==> flow/design.v <==
`timescale 1ns / 1ps
module cpu_hazard(input wire clk,
           input wire rst,
           input wire enable,
           input wire start,
           output wire d_we,
           output wire [7:0] i_addr,
           output wire [7:0] d_addr,
           input  wire [15:0] i_datain,
           input  wire [15:0] d_datain,
           output wire [15:0] d_dataout,
           output wire busy
    );
    reg [7:0] pc;
    assign i_addr = pc;
    function automatic wr_reg(input [4:0] op);
      wr_reg = (op == 5'b00010) || (op == 5'b01000) || (op == 5'b10001) || (op == 5'b01010) || (op == 5'b10010)
            || (op == 5'b10000) || (op == 5'b01001) || (op == 5'b01011) || (op == 5'b01101) || (op == 5'b01110)
            || (op == 5'b01111)  || (op == 5'b00100)  || (op == 5'b00101)  || (op == 5'b00110) || (op == 5'b00111);
    endfunction
    function automatic rd_r1(input [4:0] op);
      rd_r1 = (op == 5'b00011) || (op == 5'b00010) || (op == 5'b01000) || (op == 5'b10001) || (op == 5'b01010)
           || (op == 5'b10010) || (op == 5'b01100) || (op == 5'b01101) || (op == 5'b01110) || (op == 5'b01111)
           || (op == 5'b00100) || (op == 5'b00110) || (op == 5'b00101) || (op == 5'b00111);
    endfunction
    function automatic rd_r2(input [4:0] op);
      rd_r2 = (op == 5'b01000) || (op == 5'b10001) || (op == 5'b01010) || (op == 5'b10010) || (op == 5'b01100)
           || (op == 5'b01101) || (op == 5'b01110) || (op == 5'b01111);
    endfunction
    function automatic rd_r0(input [4:0] op);
      rd_r0 = (op == 5'b10000) || (op == 5'b01011) || (op == 5'b01001) || (op == 5'b11001) || (op == 5'b11010)
           || (op == 5'b11011) || (op == 5'b11100) || (op == 5'b11101) || (op == 5'b11110) || (op == 5'b11111)
           || (op == 5'b00011);
    endfunction
    function automatic set_flags(input [4:0] op);
      set_flags = (op == 5'b01100) || (op == 5'b01000) || (op == 5'b01001) || (op == 5'b10001) || (op == 5'b01010)
               || (op == 5'b01011) || (op == 5'b10010) || (op == 5'b10000);
    endfunction
    reg state;
    reg next_state;
    reg [15:0] wb_ir;
    reg [15:0] id_ir;
    reg [15:0] ex_ir;
    reg [15:0] mem_ir;
    reg [15:0] reg_A;
    reg [15:0] reg_B;
    reg [15:0] smdr;
    reg [15:0] smdr1;
    reg [15:0] reg_C;
    reg [15:0] reg_C1;
    reg [15:0] gr [0:7];
    reg [15:0] ALUo;
    reg alu_cf;
    reg cf, nf, zf;
    reg dw;
    assign busy = state;
    always @(posedge clk or negedge rst)
    begin
      if (!rst) state <= 1'b0;
      else state <= next_state;
    end
    always @(*)
    begin
      case (state)
        1'b0: if (enable == 1 && start == 1) next_state = 1'b1;
               else next_state = 1'b0;
        default: if (enable == 0 || wb_ir[15:11] == 5'b00001) next_state = 1'b0;
               else next_state = 1'b1;
      endcase
    end
    wire branch_taken = ((ex_ir[15:11] == 5'b11010) && (zf == 1)) || ((ex_ir[15:11] == 5'b11100) && (nf == 1))
                     || ((ex_ir[15:11] == 5'b11011) && (zf == 0)) || ((ex_ir[15:11] == 5'b11101) && (nf == 0))
                     || ((ex_ir[15:11] == 5'b11110) && (cf == 1)) || ((ex_ir[15:11] == 5'b11111) && (cf == 0))
                     || (ex_ir[15:11] == 5'b11001);
    wire [4:0] if_op = i_datain[15:11];
    wire load_use = (id_ir[15:11] == 5'b00010) &&
                    ((rd_r1(if_op) && id_ir[10:8] == i_datain[6:4]) ||
                     (rd_r2(if_op) && id_ir[10:8] == i_datain[2:0]) ||
                     (rd_r0(if_op) && id_ir[10:8] == i_datain[10:8]));
    always @(posedge clk or negedge rst)
    begin
      if (!rst)
      begin
        id_ir <= 16'b0;
        pc <= 8'b0;
      end
      else if (state == 1'b1)
      begin
        if (branch_taken)
        begin
          pc <= ALUo[7:0];
          id_ir <= 16'b0;
        end
        else if (id_ir[15:11] == 5'b11000)
        begin
          pc <= id_ir[7:0];
          id_ir <= 16'b0;
        end
        else if (load_use)
        begin
          pc <= pc;
          id_ir <= 16'b0;
        end
        else
        begin
          pc <= pc + 1;
          id_ir <= i_datain;
        end
      end
    end
    function automatic [15:0] fwd(input [2:0] r);
      if (wr_reg(ex_ir[15:11]) && ex_ir[15:11] != 5'b00010 && ex_ir[10:8] == r)
        fwd = ALUo;
      else if (wr_reg(mem_ir[15:11]) && mem_ir[10:8] == r)
        fwd = (mem_ir[15:11] == 5'b00010) ? d_datain : reg_C;
      else if (wr_reg(wb_ir[15:11]) && wb_ir[10:8] == r)
        fwd = reg_C1;
      else
        fwd = gr[r];
    endfunction
    wire [4:0] id_op = id_ir[15:11];
    always @(posedge clk or negedge rst)
    begin
      if (!rst)
      begin
        ex_ir <= 0;
        reg_A <= 0;
        reg_B <= 0;
        smdr <= 0;
      end
      else if (state == 1'b1)
      begin
        if (branch_taken)
        begin
          ex_ir <= 16'b0;
          reg_A <= 16'b0;
          reg_B <= 16'b0;
        end
        else
        begin
          ex_ir <= id_ir;
          if (rd_r0(id_op) && id_op != 5'b00011)
            reg_A <= fwd(id_ir[10:8]);
          else if (rd_r1(id_op))
            reg_A <= fwd(id_ir[6:4]);
          if (id_op == 5'b00010 || id_op == 5'b00011 || id_op == 5'b00100 || id_op == 5'b00110
              || id_op == 5'b00101 || id_op == 5'b00111)
            reg_B <= {12'b0, id_ir[3:0]};
          else if (id_op == 5'b10000)
            reg_B <= {id_ir[7:0], 8'b0};
          else if (rd_r0(id_op))
            reg_B <= {8'b0, id_ir[7:0]};
          else if (rd_r2(id_op))
            reg_B <= fwd(id_ir[2:0]);
        end
        if (id_op == 5'b00011)
          smdr <= fwd(id_ir[10:8]);
      end
    end
    always @(*)
    begin
      alu_cf = cf;
      ALUo = reg_A + reg_B;
      case (ex_ir[15:11])
        5'b01000, 5'b01001, 5'b10000: {alu_cf, ALUo} = {1'b0, reg_A} + {1'b0, reg_B};
        5'b10001:              {alu_cf, ALUo} = {1'b0, reg_A} + {1'b0, reg_B} + {16'b0, cf};
        5'b01010, 5'b01011, 5'b01100:  {alu_cf, ALUo} = {1'b0, reg_A} - {1'b0, reg_B};
        5'b10010:              {alu_cf, ALUo} = {1'b0, reg_A} - {1'b0, reg_B} - {16'b0, cf};
        5'b01101:               ALUo = reg_A & reg_B;
        5'b01110:                ALUo = reg_A | reg_B;
        5'b01111:               ALUo = reg_A ^ reg_B;
        5'b00100, 5'b00101:         ALUo = reg_A << reg_B[3:0];
        5'b00110:               ALUo = reg_A >> reg_B[3:0];
        5'b00111:               ALUo = $signed(reg_A) >>> reg_B[3:0];
        default:            ALUo = reg_A + reg_B;
      endcase
    end
    always @(posedge clk or negedge rst)
    begin
      if (!rst)
      begin
        mem_ir <= 0;
        reg_C <= 0;
        zf <= 0;
        nf <= 0;
        cf <= 0;
        dw <= 0;
        smdr1 <= 0;
      end
      else if (state == 1'b1)
      begin
        mem_ir <= ex_ir;
        reg_C <= ALUo;
        smdr1 <= smdr;
        if (set_flags(ex_ir[15:11]))
        begin
          zf <= (ALUo == 0);
          nf <= ALUo[15];
          cf <= alu_cf;
        end
        dw <= (ex_ir[15:11] == 5'b00011);
      end
    end
    assign d_addr = reg_C[7:0];
    assign d_dataout = smdr1;
    assign d_we = dw;
    always @(posedge clk or negedge rst)
    begin
      if (!rst)
      begin
        wb_ir <= 0;
        reg_C1 <= 0;
      end
      else if (state == 1'b1)
      begin
        wb_ir <= mem_ir;
        if (mem_ir[15:11] == 5'b00010)
          reg_C1 <= d_datain;
        else
          reg_C1 <= reg_C;
      end
    end
    integer k;
    always @(posedge clk or negedge rst)
    begin
      if (!rst)
      begin
        for (k = 0; k < 8; k = k + 1) gr[k] <= 16'b0;
      end
      else if (state == 1'b1)
      begin
        if (wr_reg(wb_ir[15:11]))
          gr[wb_ir[10:8]] <= reg_C1;
      end
    end
endmodule
# Step by step through the tools: cpu_hazard
# The steps from the RTL of cpu_hazard to its reports follow in flow order.
# Line numbers count from 1 in the design file above.
# A cell with n/a has no value.
dict set report design {
  top_module {cpu_hazard}
  clock {clk}
  library {sky130hd}
  pvt_corner {tt_025C_1v80}
}

# Word-level counts
# Counts by Yosys on the flattened word-level netlist (proc, flatten, opt, wreduce). Print and check cells are left out.
dict set report classes {
  n_logic 7
  multipliers 0
  cmp 0
  shifts 3
  add_sub_neg 6
  muxes 33
  div_mod_pow 0
  n_reduce_logical 169
  n_eq 147
}
# operator count
set op_table {}
lappend op_table {{case mux 16 bit (select 8 bit)} 3}
lappend op_table {{two-way mux 16 bit} 22}
lappend op_table {{equality test 5 x 4 -> 1 bit (second input constant)} 38}
lappend op_table {{equality test 5 bit (second input constant)} 37}
lappend op_table {{case mux 16 bit (select 10 bit)} 1}
lappend op_table {{logical OR 1 bit} 122}
lappend op_table {{equality test 5 x 3 -> 1 bit (second input constant)} 20}
lappend op_table {{equality test 3 bit (second input constant)} 16}
lappend op_table {{equality test 5 x 2 -> 1 bit (second input constant)} 8}
lappend op_table {{equality test 3 bit} 12}
lappend op_table {{AND reduction 3 bit} 9}
lappend op_table {{equality test 3 x 2 -> 1 bit (second input constant)} 8}
lappend op_table {{two-way mux 8 bit} 3}
lappend op_table {{logical AND 1 bit} 22}
lappend op_table {{adder 16 x 16 -> 17 bit} 1}
lappend op_table {{subtractor 16 x 16 -> 17 bit} 1}
lappend op_table {{adder 17 x 1 -> 17 bit} 1}
lappend op_table {{subtractor 17 x 1 -> 17 bit} 1}
lappend op_table {{adder 16 bit} 1}
lappend op_table {{AND 16 bit} 1}
lappend op_table {{bitwise OR 16 bit} 1}
lappend op_table {{XOR 16 bit} 1}
lappend op_table {{left shift 16 x 4 -> 16 bit} 1}
lappend op_table {{right shift 16 x 4 -> 16 bit} 1}
lappend op_table {{>>> shifter 16 x 4 -> 16 bit} 1}
lappend op_table {{zero test 16 bit} 1}
lappend op_table {{equality test 3 x 1 -> 1 bit (second input constant)} 4}
lappend op_table {{zero test 3 bit} 4}
# Other operator kinds: 13; their cells: 24.
dict set report word_totals {
  n_memories 0
  ff_bits 301
  inputBits 36
  clocked_rd_ports_x_width 0
  ram_bits 0
  out_inout_bits 34
  latchBits 0
  romBits 0
  word_cells 389
}

# Longest topological paths
# Longest topological path by Yosys (ltp), each cell counted once; first at word level (registers and memories cut), then after technology mapping (sequential cells cut; the memories' decode and read muxes count).
dict set report logic_depth {
  ltp_word 24
  abc_area 0
  mapped_depth 16
  mapped_depth_nobuf 15
}

# Netlist
# Source: synth_stat.txt of the flow (Yosys; design flattened, memories mapped). It holds for the ABC_AREA given above (unset counts as 0); a run with the other value may have another netlist.
# Totals and module areas in this step are rounded.
# cell_type count area_total_um2
set types {}
lappend types {sky130_fd_sc_hd__dfrtp_1 277 6.93E+03}
lappend types {sky130_fd_sc_hd__mux2_2 189 2.13E+03}
lappend types {sky130_fd_sc_hd__mux2i_1 127 1.27E+03}
lappend types {sky130_fd_sc_hd__o21ai_0 200 1000.96}
lappend types {sky130_fd_sc_hd__mux4_2 40 900.864}
lappend types {sky130_fd_sc_hd__a21oi_1 177 885.85}
lappend types {sky130_fd_sc_hd__nor2_1 223 837.053}
lappend types {sky130_fd_sc_hd__nand2_1 186 698.17}
lappend types {sky130_fd_sc_hd__ha_1 54 675.648}
lappend types {sky130_fd_sc_hd__clkbuf_1 139 521.75}
lappend types {sky130_fd_sc_hd__xnor2_1 39 341.578}
lappend types {sky130_fd_sc_hd__inv_1 90 337.824}
lappend types {sky130_fd_sc_hd__nand3_1 66 330.317}
lappend types {sky130_fd_sc_hd__xor2_1 35 306.544}
lappend types {sky130_fd_sc_hd__a22oi_1 39 292.781}
lappend types {sky130_fd_sc_hd__o211ai_1 39 292.781}
lappend types {sky130_fd_sc_hd__nor2b_1 39 243.984}
lappend types {sky130_fd_sc_hd__o22ai_1 36 225.216}
# Not listed: further types 93, cells in them 505.
dict set report synth_totals {
  n_buf 204
  yosys_area_um2 22200
  sequential_area_um2 6930
  flip_flops 277
  stdcells 2500
}

# Timing after synthesis
# Source: OpenSTA report_checks on the synthesized netlist (no wires, ideal clock, input and output delay 20% of the period each), path of least setup slack; recovery checks are left aside. Register names are those of the netlist, which keeps one name where synthesis merged equal registers.
dict set report synth_path {
  path_kind {register -> register}
  from {register reg_B[2]}
  to {register reg_A[12]}
  driving_pins 16
  path_delay_ps 4104
  setup_slack_ps 1896
  setup_time_ps 122
  n_path_buf 3
  arrival_ps 3982
  period_ps 6000
  period_less_setup_slack_ps 4104
}
# "path_delay_ps" = arrival - input delay + setup time.
# "driving_pins" counts driving pins, that of a launching flip-flop among them; a cell with two outputs on the path counts twice.
# "period_less_setup_slack_ps" = period - worst setup slack (recovery checks aside). The figure is calculated, with input and output delays left at 20% of the set period.
# Between the ends stands the longest chain of elaborated cells between them, by number of cells; it is not shown to be the way that was timed. Of several equally long chains one is given.
# Each line given opens the expression or statement behind the cell; cells for indexed reads and writes are added by Yosys, which also makes memories of some case tables.
# A register here has more assigning lines than the two given.
dict set report synth_between {
  path_cell_list {sky130_fd_sc_hd__dfrtp_1 > sky130_fd_sc_hd__inv_1 > sky130_fd_sc_hd__clkbuf_1 > sky130_fd_sc_hd__clkbuf_1 > sky130_fd_sc_hd__ha_1 > sky130_fd_sc_hd__buf_6 > sky130_fd_sc_hd__a211oi_2 > sky130_fd_sc_hd__nor2_1 > sky130_fd_sc_hd__or4_1 > sky130_fd_sc_hd__nor4b_2 > sky130_fd_sc_hd__nand4_1 > sky130_fd_sc_hd__nor2_1 > sky130_fd_sc_hd__xor2_1 > sky130_fd_sc_hd__a211oi_1 > sky130_fd_sc_hd__nand2_1 > sky130_fd_sc_hd__a32o_1}
  elab_chain_len 7
  cells_between 14
}
# item line
set synth_lines {}
lappend synth_lines {{from (decl)} 46} ;# reg [15:0] reg_B;
lappend synth_lines {{from (assign)} 148} ;# reg_B <= {12'b0, id_ir[3:0]};
lappend synth_lines {{from (assign)} 150} ;# reg_B <= {id_ir[7:0], 8'b0};
lappend synth_lines {{subtractor 16 x 16 -> 17 bit} 168} ;# 5'b10010:              {alu_cf, ALUo} = {1'b0, reg_A} - {1'b0, reg_B} - {16'b0, cf};
lappend synth_lines {{subtractor 17 x 1 -> 17 bit} 168}
lappend synth_lines {{case mux 16 bit (select 10 bit)} 164} ;# case (ex_ir[15:11])
lappend synth_lines {{two-way mux 16 bit} 112} ;# if (wr_reg(ex_ir[15:11]) && ex_ir[15:11] != 5'b00010 && ex_ir[10:8] == r)
lappend synth_lines {{two-way mux 16 bit} 144} ;# else if (rd_r1(id_op))
lappend synth_lines {{two-way mux 16 bit} 142} ;# if (rd_r0(id_op) && id_op != 5'b00011)
lappend synth_lines {{two-way mux 16 bit} 133} ;# if (branch_taken)
lappend synth_lines {{to (assign)} 143} ;# reg_A <= fwd(id_ir[10:8]);
lappend synth_lines {{to (assign)} 145} ;# reg_A <= fwd(id_ir[6:4]);
lappend synth_lines {{to (decl)} 45} ;# reg [15:0] reg_A;

# Timing after layout
# Path of least setup slack in the final report of flow run A (OpenROAD, finished layout, wires in). Where an end is a register, its clock arrival counts in the times.
# The report prints the path's times to 10 ps; the period is as set.
dict set report layout_path {
  path_kind {register -> register}
  from {register reg_B[1]}
  to {register zf}
  n_path_buf 0
  driving_pins 13
  setup_slack_ps 290
  period_ps 4660
  arrival_ps 4880
  setup_time_ps 60
}
# Between the ends stands the longest chain of elaborated cells between them, by number of cells; it is not shown to be the way that was timed. Of several equally long chains one is given.
# A register here has more assigning lines than the two given.
dict set report layout_between {
  path_cell_list {sky130_fd_sc_hd__dfrtp_1 > sky130_fd_sc_hd__inv_1 > sky130_fd_sc_hd__ha_1 > sky130_fd_sc_hd__nor2_1 > sky130_fd_sc_hd__o31ai_1 > sky130_fd_sc_hd__mux2i_1 > sky130_fd_sc_hd__nand2_1 > sky130_fd_sc_hd__nor4_2 > sky130_fd_sc_hd__a21oi_1 > sky130_fd_sc_hd__o21ai_0 > sky130_fd_sc_hd__a31oi_1 > sky130_fd_sc_hd__or4b_1 > sky130_fd_sc_hd__o21ai_1}
  elab_chain_len 4
  cells_between 13
}
# item line
set layout_lines {}
lappend layout_lines {{from (decl)} 46} ;# reg [15:0] reg_B;
lappend layout_lines {{from (assign)} 148} ;# reg_B <= {12'b0, id_ir[3:0]};
lappend layout_lines {{from (assign)} 150} ;# reg_B <= {id_ir[7:0], 8'b0};
lappend layout_lines {{subtractor 16 x 16 -> 17 bit} 168} ;# 5'b10010:              {alu_cf, ALUo} = {1'b0, reg_A} - {1'b0, reg_B} - {16'b0, cf};
lappend layout_lines {{subtractor 17 x 1 -> 17 bit} 168}
lappend layout_lines {{case mux 16 bit (select 10 bit)} 164} ;# case (ex_ir[15:11])
lappend layout_lines {{zero test 16 bit} 197} ;# zf <= (ALUo == 0);
lappend layout_lines {{to (assign)} 184} ;# zf <= 0;
lappend layout_lines {{to (assign)} 197}
lappend layout_lines {{to (decl)} 54} ;# reg cf, nf, zf;

Appendix: measured runs

Measured results for cpu_hazard: 3 stored runs of the Yosys and OpenROAD flow on sky130hd. The settings differ; the order carries no meaning. The constraints put input and output delay at 20% of the set period each and load the outputs with 0.01 pF.
By "period_reached_ps" is meant the clock period of the run minus its worst setup slack. This is arithmetic on one report: input and output delays are still those of the set period (20% each).
"timing.worst_path_ps" = time allowed to the worst setup path (clock period - input delay - output delay, where it has them) - its slack; a late launch clock adds to it, a late capture clock takes from it.
"design_power_uw": no workload was simulated; the value follows from the tool's default switching activity.
"timing.worst_path_ps" is known to 10 ps.
The measured numbers are rounded.

[flow] flow run A: files
==> flow/run.sh <==
#!/bin/bash
# the make line also repeats the synthesis and layout settings of config.mk as NAME=value (left out here)
make -C /OpenROAD-flow-scripts/flow DESIGN_CONFIG=/design/flow/config.mk WORK_HOME=/design/flow/orfs CLKGATE_MAP_FILE= finish
==> flow/config.mk <==
export PLATFORM = sky130hd
export DESIGN_NAME = cpu_hazard
export DESIGN_NICKNAME = cpu_hazard
export VERILOG_FILES = /design/flow/design.v
export SDC_FILE = /design/flow/constraint.sdc
export NUM_CORES = 4
export LEC_CHECK = 0
export CAP_MARGIN = 0
export CELL_PAD_IN_SITES_DETAIL_PLACEMENT = 2
export CORE_ASPECT_RATIO = 0.88
export CORE_MARGIN = 2
export CORE_UTILIZATION = 18
export CTS_CLUSTER_DIAMETER = 285
export CTS_CLUSTER_SIZE = 39
export MIN_ROUTING_LAYER = met1
export PLACE_DENSITY = 0.42
export SLEW_MARGIN = 10
export TNS_END_PERCENT = 80
==> flow/constraint.sdc <==
create_clock -name core_clock -period 4.66 [get_ports {clk}]
set_input_delay 0.9320 -clock core_clock [delete_from_list [all_inputs] [get_ports {clk}]]
set_output_delay 0.9320 -clock core_clock [all_outputs]
set_load 0.01 [all_outputs]

[flow] flow run A: metrics
[metrics] post_synth_area_um2 = 22200
[metrics] design_die_area_um2 = 126000
[metrics] final_cell_area_um2 = 25600
[metrics] fin_util_pct = 21.0
[metrics] setup_ws_ps = 289
[metrics] design_power_uw = 21900
[metrics] period_reached_ps = 4371
[metrics] timing.worst_path_ps = 4370
[metrics] timing.worst_path_kind = register -> register

[flow] flow run B: files
==> flow/run.sh <==
#!/bin/bash
# the make line also repeats the synthesis and layout settings of config.mk as NAME=value (left out here)
make -C /OpenROAD-flow-scripts/flow DESIGN_CONFIG=/design/flow/config.mk WORK_HOME=/design/flow/orfs CLKGATE_MAP_FILE= finish
==> flow/config.mk <==
export PLATFORM = sky130hd
export DESIGN_NAME = cpu_hazard
export DESIGN_NICKNAME = cpu_hazard
export VERILOG_FILES = /design/flow/design.v
export SDC_FILE = /design/flow/constraint.sdc
export NUM_CORES = 4
export LEC_CHECK = 0
export CAP_MARGIN = 20
export CORE_MARGIN = 2
export CORE_UTILIZATION = 40
export SLEW_MARGIN = 20
==> flow/constraint.sdc <==
create_clock -name core_clock -period 4.76 [get_ports {clk}]
set_input_delay 0.9520 -clock core_clock [delete_from_list [all_inputs] [get_ports {clk}]]
set_output_delay 0.9520 -clock core_clock [all_outputs]
set_load 0.01 [all_outputs]

[flow] flow run B: metrics
[metrics] post_synth_area_um2 = 22200
[metrics] design_die_area_um2 = 57300
[metrics] final_cell_area_um2 = 25200
[metrics] fin_util_pct = 45.9
[metrics] setup_ws_ps = 352
[metrics] design_power_uw = 22300
[metrics] period_reached_ps = 4408
[metrics] timing.worst_path_ps = 4410
[metrics] timing.worst_path_kind = register -> register

[flow] flow run C: files
==> flow/run.sh <==
#!/bin/bash
# the make line also repeats the synthesis and layout settings of config.mk as NAME=value (left out here)
make -C /OpenROAD-flow-scripts/flow DESIGN_CONFIG=/design/flow/config.mk WORK_HOME=/design/flow/orfs CLKGATE_MAP_FILE= finish
==> flow/config.mk <==
export PLATFORM = sky130hd
export DESIGN_NAME = cpu_hazard
export DESIGN_NICKNAME = cpu_hazard
export VERILOG_FILES = /design/flow/design.v
export SDC_FILE = /design/flow/constraint.sdc
export NUM_CORES = 4
export LEC_CHECK = 0
export CAP_MARGIN = 20
export CORE_MARGIN = 2
export CORE_UTILIZATION = 40
export SLEW_MARGIN = 20
==> flow/constraint.sdc <==
create_clock -name core_clock -period 4.99 [get_ports {clk}]
set_input_delay 0.9980 -clock core_clock [delete_from_list [all_inputs] [get_ports {clk}]]
set_output_delay 0.9980 -clock core_clock [all_outputs]
set_load 0.01 [all_outputs]

[flow] flow run C: metrics
[metrics] post_synth_area_um2 = 22200
[metrics] design_die_area_um2 = 57300
[metrics] final_cell_area_um2 = 25000
[metrics] fin_util_pct = 45.4
[metrics] setup_ws_ps = 500
[metrics] design_power_uw = 20800
[metrics] period_reached_ps = 4490
[metrics] timing.worst_path_ps = 4490
[metrics] timing.worst_path_kind = register -> register
